==> flow/design.v <==
module Mips_Processor (
    input             clk,
    input             rst,
    output     [15:0] mem_addr,
    output            mem_wr,
    output     [15:0] mem_wdata,
    input      [15:0] mem_rdata,
    output reg        wb_we,
    output reg [3:0]  wb_rd,
    output reg [15:0] wb_data
);
    localparam OP_ADD  = 4'd0,  OP_ADDM = 4'd1,  OP_SUB = 4'd2,  OP_ADDI = 4'd3;
    localparam OP_MUL  = 4'd4,  OP_AND  = 4'd5,  OP_SHL = 4'd6,  OP_LW   = 4'd7;
    localparam OP_LWI  = 4'd8,  OP_SW   = 4'd9,  OP_SWI = 4'd10, OP_CLR  = 4'd11;
    localparam OP_LI   = 4'd12, OP_CMP  = 4'd13, OP_BNE = 4'd14, OP_J    = 4'd15;
    reg  [15:0] pc;
    reg         ifid_valid;
    reg  [15:0] ifid_instr, ifid_pcp2;
    reg         idex_valid;
    reg  [3:0]  idex_op, idex_r1, idex_r2;
    reg  [15:0] idex_v1, idex_v2, idex_imm;
    reg         exmem_valid;
    reg  [3:0]  exmem_op, exmem_rd;
    reg  [15:0] exmem_res, exmem_s;
    reg         exmem_phase;
    reg  [15:0] sr, hi, lo;
    reg  [15:0] rf [0:15];
    function writes_reg(input [3:0] op);
        writes_reg = (op == OP_ADD) || (op == OP_ADDM) || (op == OP_SUB) || (op == OP_ADDI) ||
                     (op == OP_AND) || (op == OP_SHL) || (op == OP_LW) || (op == OP_LWI) ||
                     (op == OP_CLR) || (op == OP_LI);
    endfunction
    function uses_ba(input [3:0] op);
        uses_ba = (op == OP_ADDM) || (op == OP_LW) || (op == OP_LWI) || (op == OP_SW) || (op == OP_SWI);
    endfunction
    function uses_mem(input [3:0] op);
        uses_mem = uses_ba(op);
    endfunction
    function is_load(input [3:0] op);
        is_load = (op == OP_ADDM) || (op == OP_LW) || (op == OP_LWI);
    endfunction
    function b_is_reg(input [3:0] op);
        b_is_reg = (op == OP_ADD) || (op == OP_SUB) || (op == OP_MUL) || (op == OP_AND) || (op == OP_CMP);
    endfunction
    function b_shifted(input [3:0] op);
        b_shifted = (op == OP_ADDM) || (op == OP_LW) || (op == OP_LI);
    endfunction
    function real_rd(input [3:0] r);
        real_rd = (r != 4'd0) && (r != 4'd9) && (r != 4'd12) && (r != 4'd13);
    endfunction
    wire mem_port   = exmem_valid && uses_mem(exmem_op);
    wire two_phase  = (exmem_op == OP_LWI) || (exmem_op == OP_SWI);
    wire stall_mem  = exmem_valid && two_phase && !exmem_phase;
    wire [15:0] data_addr = exmem_res;
    assign mem_addr  = mem_port ? data_addr : pc;
    assign mem_wr    = exmem_valid && ((exmem_op == OP_SW) || (exmem_op == OP_SWI && exmem_phase));
    assign mem_wdata = exmem_s;
    reg [15:0] mem_result;
    always @* begin
        case (exmem_op)
            OP_ADDM:       mem_result = exmem_s + mem_rdata;
            OP_LW, OP_LWI: mem_result = mem_rdata;
            default:       mem_result = exmem_res;
        endcase
    end
    wire mem_we       = exmem_valid && writes_reg(exmem_op) && !stall_mem;
    wire mem_fwd_ok   = exmem_valid && writes_reg(exmem_op) && !is_load(exmem_op) && real_rd(exmem_rd);
    wire wb_real      = wb_we && real_rd(wb_rd);
    function [15:0] fwd(input [3:0] r, input [15:0] v);
        if (mem_fwd_ok && exmem_rd == r)
            fwd = exmem_res;
        else if (wb_real && wb_rd == r)
            fwd = wb_data;
        else
            fwd = v;
    endfunction
    wire [15:0] f1 = fwd(idex_r1, idex_v1);
    wire [15:0] f2 = fwd(idex_r2, idex_v2);
    wire [15:0] ex_a = uses_ba(idex_op) ? f2 : f1;
    wire [15:0] ex_b = b_is_reg(idex_op) ? f2 : idex_imm;
    wire [16:0] ex_diff = {1'b0, ex_a} + {1'b0, ~ex_b} + 17'd1;
    wire        ex_eq   = (ex_a == ex_b);
    wire [31:0] ex_prod = ex_a * ex_b;
    wire [15:0] ex_shl  = (ex_b[15:4] != 12'd0) ? 16'd0 : (ex_a << ex_b[3:0]);
    reg [15:0] ex_res;
    always @* begin
        case (idex_op)
            OP_SUB:  ex_res = ex_diff[15:0];
            OP_AND:  ex_res = ex_a & ex_b;
            OP_SHL:  ex_res = ex_shl;
            OP_CLR:  ex_res = 16'd0;
            OP_LI:   ex_res = ex_b;
            default: ex_res = ex_a + ex_b;
        endcase
    end
    wire [15:0] ex_sr = {ex_eq, ex_diff[15], ex_diff[16],
                         (ex_a[15] != ex_b[15]) && (ex_diff[15] != ex_a[15]), 12'd0};
    wire [3:0]  id_op = ifid_instr[15:12];
    wire [3:0]  id_r1 = ifid_instr[11:8];
    wire [3:0]  id_r2 = uses_ba(id_op) ? 4'd10 : ifid_instr[7:4];
    wire [15:0] id_sx = {{8{ifid_instr[7]}}, ifid_instr[7:0]};
    wire [15:0] id_imm = b_shifted(id_op) ? {id_sx[14:0], 1'b0} : id_sx;
    function [15:0] rd_reg(input [3:0] r);
        if (r == 4'd0)
            rd_reg = 16'd0;
        else if (r == 4'd9)
            rd_reg = sr;
        else if (r == 4'd12)
            rd_reg = hi;
        else if (r == 4'd13)
            rd_reg = lo;
        else if (wb_real && wb_rd == r)
            rd_reg = wb_data;
        else
            rd_reg = rf[r];
    endfunction
    wire id_reads1 = ifid_valid && (id_op != OP_LI) && (id_op != OP_CLR) && (id_op != OP_BNE) &&
                     (id_op != OP_J) && (!uses_ba(id_op) || id_op == OP_ADDM || id_op == OP_SW || id_op == OP_SWI);
    wire id_reads2 = ifid_valid && (b_is_reg(id_op) || uses_ba(id_op));
    wire ex_load   = idex_valid && writes_reg(idex_op) && is_load(idex_op);
    wire load_use  = ex_load && ((id_reads1 && id_r1 == idex_r1) || (id_reads2 && id_r2 == idex_r1));
    function spec_hit(input [3:0] r);
        spec_hit = idex_valid && (((idex_op == OP_CMP) && r == 4'd9) ||
                                  ((idex_op == OP_MUL) && (r == 4'd12 || r == 4'd13)));
    endfunction
    wire spec_use  = (id_reads1 && spec_hit(id_r1)) || (id_reads2 && spec_hit(id_r2));
    wire stall_id  = load_use || spec_use;
    wire id_go     = ifid_valid && !stall_mem && !stall_id;
    wire ex_cmp    = idex_valid && (idex_op == OP_CMP);
    wire br_taken  = ifid_valid && (id_op == OP_BNE) && (ex_cmp ? !ex_eq : !sr[15]);
    wire redirect  = id_go && (br_taken || id_op == OP_J);
    wire [15:0] br_target = ifid_pcp2 + {id_sx[14:0], 1'b0};
    wire [15:0] j_target  = {ifid_pcp2[15:13], ifid_instr[11:0], 1'b0};
    wire fetch    = !mem_port;                  
    wire if_hold  = stall_mem || (ifid_valid && stall_id);
    wire [15:0] pcp2 = pc + 16'd2;
    integer i;
    always @(posedge clk) begin
        if (rst) begin
            pc <= 16'd0;
            ifid_valid <= 1'b0;
            idex_valid <= 1'b0;
            exmem_valid <= 1'b0;
            exmem_phase <= 1'b0;
            wb_we <= 1'b0;
            sr <= 16'd0;
            hi <= 16'd0;
            lo <= 16'd0;
            for (i = 0; i < 16; i = i + 1)
                rf[i] <= 16'd0;
        end else begin
            if (wb_real)
                rf[wb_rd] <= wb_data;
            wb_we   <= mem_we;
            wb_rd   <= exmem_rd;
            wb_data <= mem_result;
            if (stall_mem) begin
                exmem_phase <= 1'b1;
                exmem_res   <= mem_rdata;
                idex_v1     <= f1;
                idex_v2     <= f2;
            end else begin
                exmem_valid <= idex_valid && (idex_op != OP_BNE) && (idex_op != OP_J);
                exmem_op    <= idex_op;
                exmem_rd    <= idex_r1;
                exmem_res   <= ex_res;
                exmem_s     <= f1;
                exmem_phase <= 1'b0;
                if (idex_valid && idex_op == OP_CMP)
                    sr <= ex_sr;
                if (idex_valid && idex_op == OP_MUL) begin
                    hi <= ex_prod[31:16];
                    lo <= ex_prod[15:0];
                end
                idex_valid <= id_go;
                idex_op    <= id_op;
                idex_r1    <= id_r1;
                idex_r2    <= id_r2;
                idex_v1    <= rd_reg(id_r1);
                idex_v2    <= rd_reg(id_r2);
                idex_imm   <= id_imm;
            end
            if (redirect) begin
                pc <= (id_op == OP_J) ? j_target : br_target;
                ifid_valid <= 1'b0;
            end else if (!if_hold) begin
                if (fetch) begin
                    pc <= pcp2;
                    ifid_valid <= 1'b1;
                    ifid_instr <= mem_rdata;
                    ifid_pcp2  <= pcp2;
                end else begin
                    ifid_valid <= 1'b0;
                end
            end
        end
    end
endmodule
Tool chain data of Mips_Processor

Tool output for the design above, in the order of the flow.
Line numbers count from 1 in the design file above.
Cell names lack the library's common part.
The mark - stands for no value.

Top: Mips_Processor
Clock port: clk
Library: sky130hd
Corner: tt_025C_1v80

After elaboration

Counts by Yosys on the flattened word-level netlist (proc, flatten, opt, wreduce; memories kept). Print and check cells are left out. Cells with the same type and inputs are merged into one.
Memory sizes are those after Yosys's memory passes, which may raise the word count (mostly to a power of two), join words into wider ones and drop unused or constant bits.

Register bits: 202
Input port bits: 18
Word-level cells: 275
Memory cells: 1
Bits in latches: 0
RAM bits: 256
ROM bits: 0
Output and inout bits: 54

Memory list:

| name | depth | width | line | RTL |
| rf   | 16    | 16    | 27   | `reg  [15:0] rf [0:15];` |

Reduce/logical cells: 128
Div/mod/pow operators: 0
Magnitude comparators: 0
Muxes and demuxes: 40
Eq/ne operators: 67
Add/sub/neg operators: 6
Shift-type cells: 1
$mul: 1
Bitwise logic cells: 7

Operators with widths:

| kind                                         | count |
| multiplier 16 x 16 -> 32 bit                 | 1 |
| two-way mux 16 bit                           | 27 |
| equality test 4 bit with constant B          | 24 |
| parallel mux 16 bit (select 5 bit)           | 1 |
| logical OR 1 bit                             | 54 |
| logical AND 1 bit                            | 52 |
| adder 16 bit                                 | 3 |
| inequality test 4 bit with constant B        | 12 |
| equality test 4 x 3 -> 1 bit with constant B | 10 |
| equality test 4 bit                          | 8 |
| parallel mux 16 bit (select 2 bit)           | 1 |
| equality test 4 x 2 -> 1 bit with constant B | 5 |
| logical NOT 4 bit                            | 5 |
| adder 16 x 16 -> 17 bit                      | 1 |
| adder 17 x 1 -> 17 bit with constant B       | 1 |
| equality test 16 bit                         | 1 |
| bitwise AND 16 bit                           | 1 |
| adder 16 x 2 -> 16 bit with constant B       | 1 |
| left shift 16 x 4 -> 16 bit                  | 1 |
| inverter 16 bit                              | 1 |
| two-way mux 4 bit                            | 4 |
| nonzero test 12 bit                          | 1 |
| equality test 4 x 1 -> 1 bit with constant B | 3 |
| AND reduction 2 bit                          | 4 |
| nonzero test 4 bit                           | 2 |
| two-way mux 8 bit                            | 1 |
| logical NOT 1 bit                            | 7 |
| two-way mux 1 bit                            | 6 |

Not listed: further kinds 6, cells in them 12.

Depth

Yosys ltp: most cells in a row. Word level: on the elaborated netlist, between registers, memories and ports. Mapped: between sequential cells and ports; inverters and the memories' decode and read muxes count.

Depth in word-level cells: 25
ABC_AREA: 0
Depth in mapped cells: 37
Depth with buffers taken out: 31

Netlist

Source: synth_stat.txt of the flow (Yosys; design flattened, memories mapped). It holds for the ABC_AREA given above (unset counts as 0); a run with the other value may have another netlist.

Cell types:

| cell     | count | area in all (µm²) |
| edfxtp_1 | 401   | 1.2E+04 |
| fa_1     | 198   | 3.96E+03 |
| ha_1     | 167   | 2.09E+03 |
| mux4_2   | 80    | 1.8E+03 |
| nand2_1  | 404   | 1.52E+03 |
| and2_1   | 202   | 1.26E+03 |
| dfxtp_1  | 61    | 1.22E+03 |
| nor2_1   | 284   | 1.07E+03 |
| inv_1    | 280   | 1.05E+03 |
| a21oi_1  | 170   | 850.816 |
| mux2i_1  | 82    | 820.787 |
| xnor2_1  | 85    | 744.464 |
| clkbuf_1 | 195   | 731.952 |
| a211oi_1 | 87    | 653.126 |
| o21ai_0  | 124   | 620.595 |
| nand3_1  | 92    | 460.442 |
| mux2_2   | 38    | 427.91 |
| nor2b_1  | 53    | 331.568 |

Other cell types: 70; their cells: 661.

Flip-flop cells: 462
Chip area (Yosys): 36,456.2 µm²
Cell count: 3,664

Worst setup path after synthesis

Source: OpenSTA report_checks on the synthesized netlist (no wires, ideal clock, input and output delay 20% of the period each), path of least setup slack; recovery checks are left aside. Register names are those of the netlist, which keeps one name where synthesis merged equal registers.

Path kind: register to register
Start point: register exmem_op[1]
End point: register hi[15]
Stages on the path: 33
Slack: 2,237 ps
Period: 11,000 ps
Arrival: 8,620 ps
Path buffers: 5
Path delay: 8,763 ps
Setup time: 143 ps
Synthesis period reached: 8,763 ps

"path delay" = arrival - input delay + setup time.
"stages on the path": output pins that drive a net of the path, with the launching flip-flop's if there is one; two outputs of one cell count as two.
"synthesis period reached" is the clock period less the worst setup slack; recovery checks do not enter. This is arithmetic on one report: input and output delays are still those of the set period (20% each).
The rows between start and end are the longest chain of elaborated cells between them; the timing report does not say that the signal goes this way. Where chains are equally long, one stands for them.
Each line given opens the expression or statement behind the cell; cells for indexed reads and writes are added by Yosys, which also makes memories of some case tables.

Cells stage by stage: edfxtp_1 and4b_4 nor3_4 or4b_1 buf_2 buf_2 buf_2 buf_2 or2_2 a31oi_1 clkbuf_1 nor2_1 fa_1 inv_1 fa_1 fa_1 inv_1 fa_1 fa_1 inv_1 fa_1 inv_1 ha_1 a21o_1 a21o_1 a221oi_1 a31oi_1 a31o_2 a31oi_1 o211ai_1 a32oi_1 a221o_1 a41oi_1
Length of the longest elaborated chain: 17
Elaborated cells between the ends (all ways): 38
Those cells by class: 1 x mul; 10 x eq/ne; 4 x mux; 1 x logic; 22 x reduce/logical

RTL lines, path after synthesis:

| item                           | line | RTL |
| start, declared                | 23   | `reg  [3:0]  exmem_op, exmem_rd;` |
| start, assigned                | 164  | `exmem_op    <= idex_op;` |
| logical NOT 4 bit              | 29   | `writes_reg = (op == OP_ADD) \|\| (op == OP_ADDM) \|\| (op == OP_SUB) \|\| (op == OP_ADDI) \|\|` |
| logical OR 1 bit (9 in a row)  | 29   |  |
| logical AND 1 bit (3 in a row) | 67   | `wire mem_fwd_ok   = exmem_valid && writes_reg(exmem_op) && !is_load(exmem_op) && real_rd(exmem_rd);` |
| logical AND 1 bit              | 70   | `if (mem_fwd_ok && exmem_rd == r)` |
| two-way mux 16 bit             | 70   |  |
| two-way mux 16 bit             | 79   | `wire [15:0] ex_a = uses_ba(idex_op) ? f2 : f1;` |
| multiplier 16 x 16 -> 32 bit   | 83   | `wire [31:0] ex_prod = ex_a * ex_b;` |
| end, assigned                  | 147  | `hi <= 16'd0;` |
| end, assigned                  | 172  | `hi <= ex_prod[31:16];` |
| end, declared                  | 26   | `reg  [15:0] sr, hi, lo;` |

Timing after layout

From the final timing report of job 1: the path of least setup slack in the routed layout; clock arrival at registers is part of the times.
The path's times are printed in steps of 10 ps; the period is the one set.

Path kind: register to register
Start point: register exmem_op[1]
End point: register hi[15]
Setup time: 80 ps
Path buffers: 3
Arrival: 9,050 ps
Period: 8,900 ps
Slack: 420 ps
Stages on the path: 31

The rows between start and end are the longest chain of elaborated cells between them; the timing report does not say that the signal goes this way. Where chains are equally long, one stands for them.

Cells stage by stage: edfxtp_1 and3b_1 o211ai_1 buf_4 or4b_4 mux2_4 o22a_4 buf_12 nor2b_4 fa_1 inv_2 fa_2 fa_2 fa_1 inv_2 fa_2 inv_2 fa_1 inv_2 ha_4 nand2_4 nor2_2 nand4_1 a31oi_1 buf_4 a31o_4 a31oi_4 o211ai_1 a32oi_2 a221o_1 a41oi_1
Length of the longest elaborated chain: 17
Elaborated cells between the ends (all ways): 38
Those cells by class: 1 x mul; 10 x eq/ne; 4 x mux; 1 x logic; 22 x reduce/logical

RTL lines, path after layout:

| item                           | line | RTL |
| start, declared                | 23   | `reg  [3:0]  exmem_op, exmem_rd;` |
| start, assigned                | 164  | `exmem_op    <= idex_op;` |
| logical NOT 4 bit              | 29   | `writes_reg = (op == OP_ADD) \|\| (op == OP_ADDM) \|\| (op == OP_SUB) \|\| (op == OP_ADDI) \|\|` |
| logical OR 1 bit (9 in a row)  | 29   |  |
| logical AND 1 bit (3 in a row) | 67   | `wire mem_fwd_ok   = exmem_valid && writes_reg(exmem_op) && !is_load(exmem_op) && real_rd(exmem_rd);` |
| logical AND 1 bit              | 70   | `if (mem_fwd_ok && exmem_rd == r)` |
| two-way mux 16 bit             | 70   |  |
| two-way mux 16 bit             | 79   | `wire [15:0] ex_a = uses_ba(idex_op) ? f2 : f1;` |
| multiplier 16 x 16 -> 32 bit   | 83   | `wire [31:0] ex_prod = ex_a * ex_b;` |
| end, assigned                  | 147  | `hi <= 16'd0;` |
| end, assigned                  | 172  | `hi <= ex_prod[31:16];` |
| end, declared                  | 26   | `reg  [15:0] sr, hi, lo;` |

--- measured runs ---
Module Mips_Processor, platform sky130hd: 3 stored runs of the flow (Yosys, OpenROAD) with differing settings, in no particular order. Input and output delays are each 20% of the period that was set; the output load is 0.01 pF.
"period achieved": clock period set for the run, less the worst setup slack. It is reckoned from that one timing run; input and output delays stay at 20% of the period that was set.
By "time of the worst setup path" is meant the share of the clock period that the worst setup path is allowed (20% is reserved at inputs, 20% at outputs), minus its slack. Clock arrival times at its registers enter into it.
"time of the worst setup path" is known to 10 ps.
A setting shown as n/a is not set for that run.

| name                                  | job 1                | job 2                | job 3                |
| CAP_MARGIN                            | 35                   | 20                   | 5                    |
| CELL_PAD_IN_SITES_DETAIL_PLACEMENT    | 1                    | 2                    | 1                    |
| CELL_PAD_IN_SITES_GLOBAL_PLACEMENT    | 1                    | n/a                  | n/a                  |
| CORE_MARGIN                           | 10                   | 2                    | 2                    |
| CORE_UTILIZATION                      | 26                   | 38                   | 40                   |
| CTS_CLUSTER_DIAMETER                  | 189                  | 302                  | 130                  |
| GPL_ROUTABILITY_DRIVEN                | 1                    | 0                    | n/a                  |
| MIN_ROUTING_LAYER                     | met2                 | met1                 | n/a                  |
| SETUP_SLACK_MARGIN                    | 2.57                 | n/a                  | 0.76                 |
| TNS_END_PERCENT                       | 15                   | n/a                  | n/a                  |
| period_ns                             | 8.9                  | 16.6                 | 11.0                 |
| SLEW_MARGIN                           | 20                   | 20                   | 20                   |
| ABC_AREA                              | n/a                  | 0                    | n/a                  |
| CORE_ASPECT_RATIO                     | n/a                  | 0.61                 | n/a                  |
| PLACE_DENSITY_LB_ADDON                | n/a                  | 0.11                 | 0.22                 |
| GPL_TIMING_DRIVEN                     | n/a                  | n/a                  | 0                    |
| HOLD_SLACK_MARGIN                     | n/a                  | n/a                  | 0.24                 |
| netlist area reported by Yosys (µm²)  | 36,456.2             | 36,456.2             | 36,456.2             |
| standard-cell area after layout (µm²) | 44,557.7             | 40,548.9             | 41,290.9             |
| time of the worst setup path (ps)     | 8,480                | 10,710               | 9,880                |
| critical path kind                    | register to register | register to register | register to register |
| overall die area (µm²)                | 155,595.0            | 98,508.6             | 93,571.8             |
| setup slack of the worst path (ps)    | 422                  | 5,888                | 1,117                |
| post-route setup TNS (ps)             | 0                    | 0                    | 0                    |
| period achieved (ps)                  | 8,478                | 10,712               | 9,883                |
--- end ---
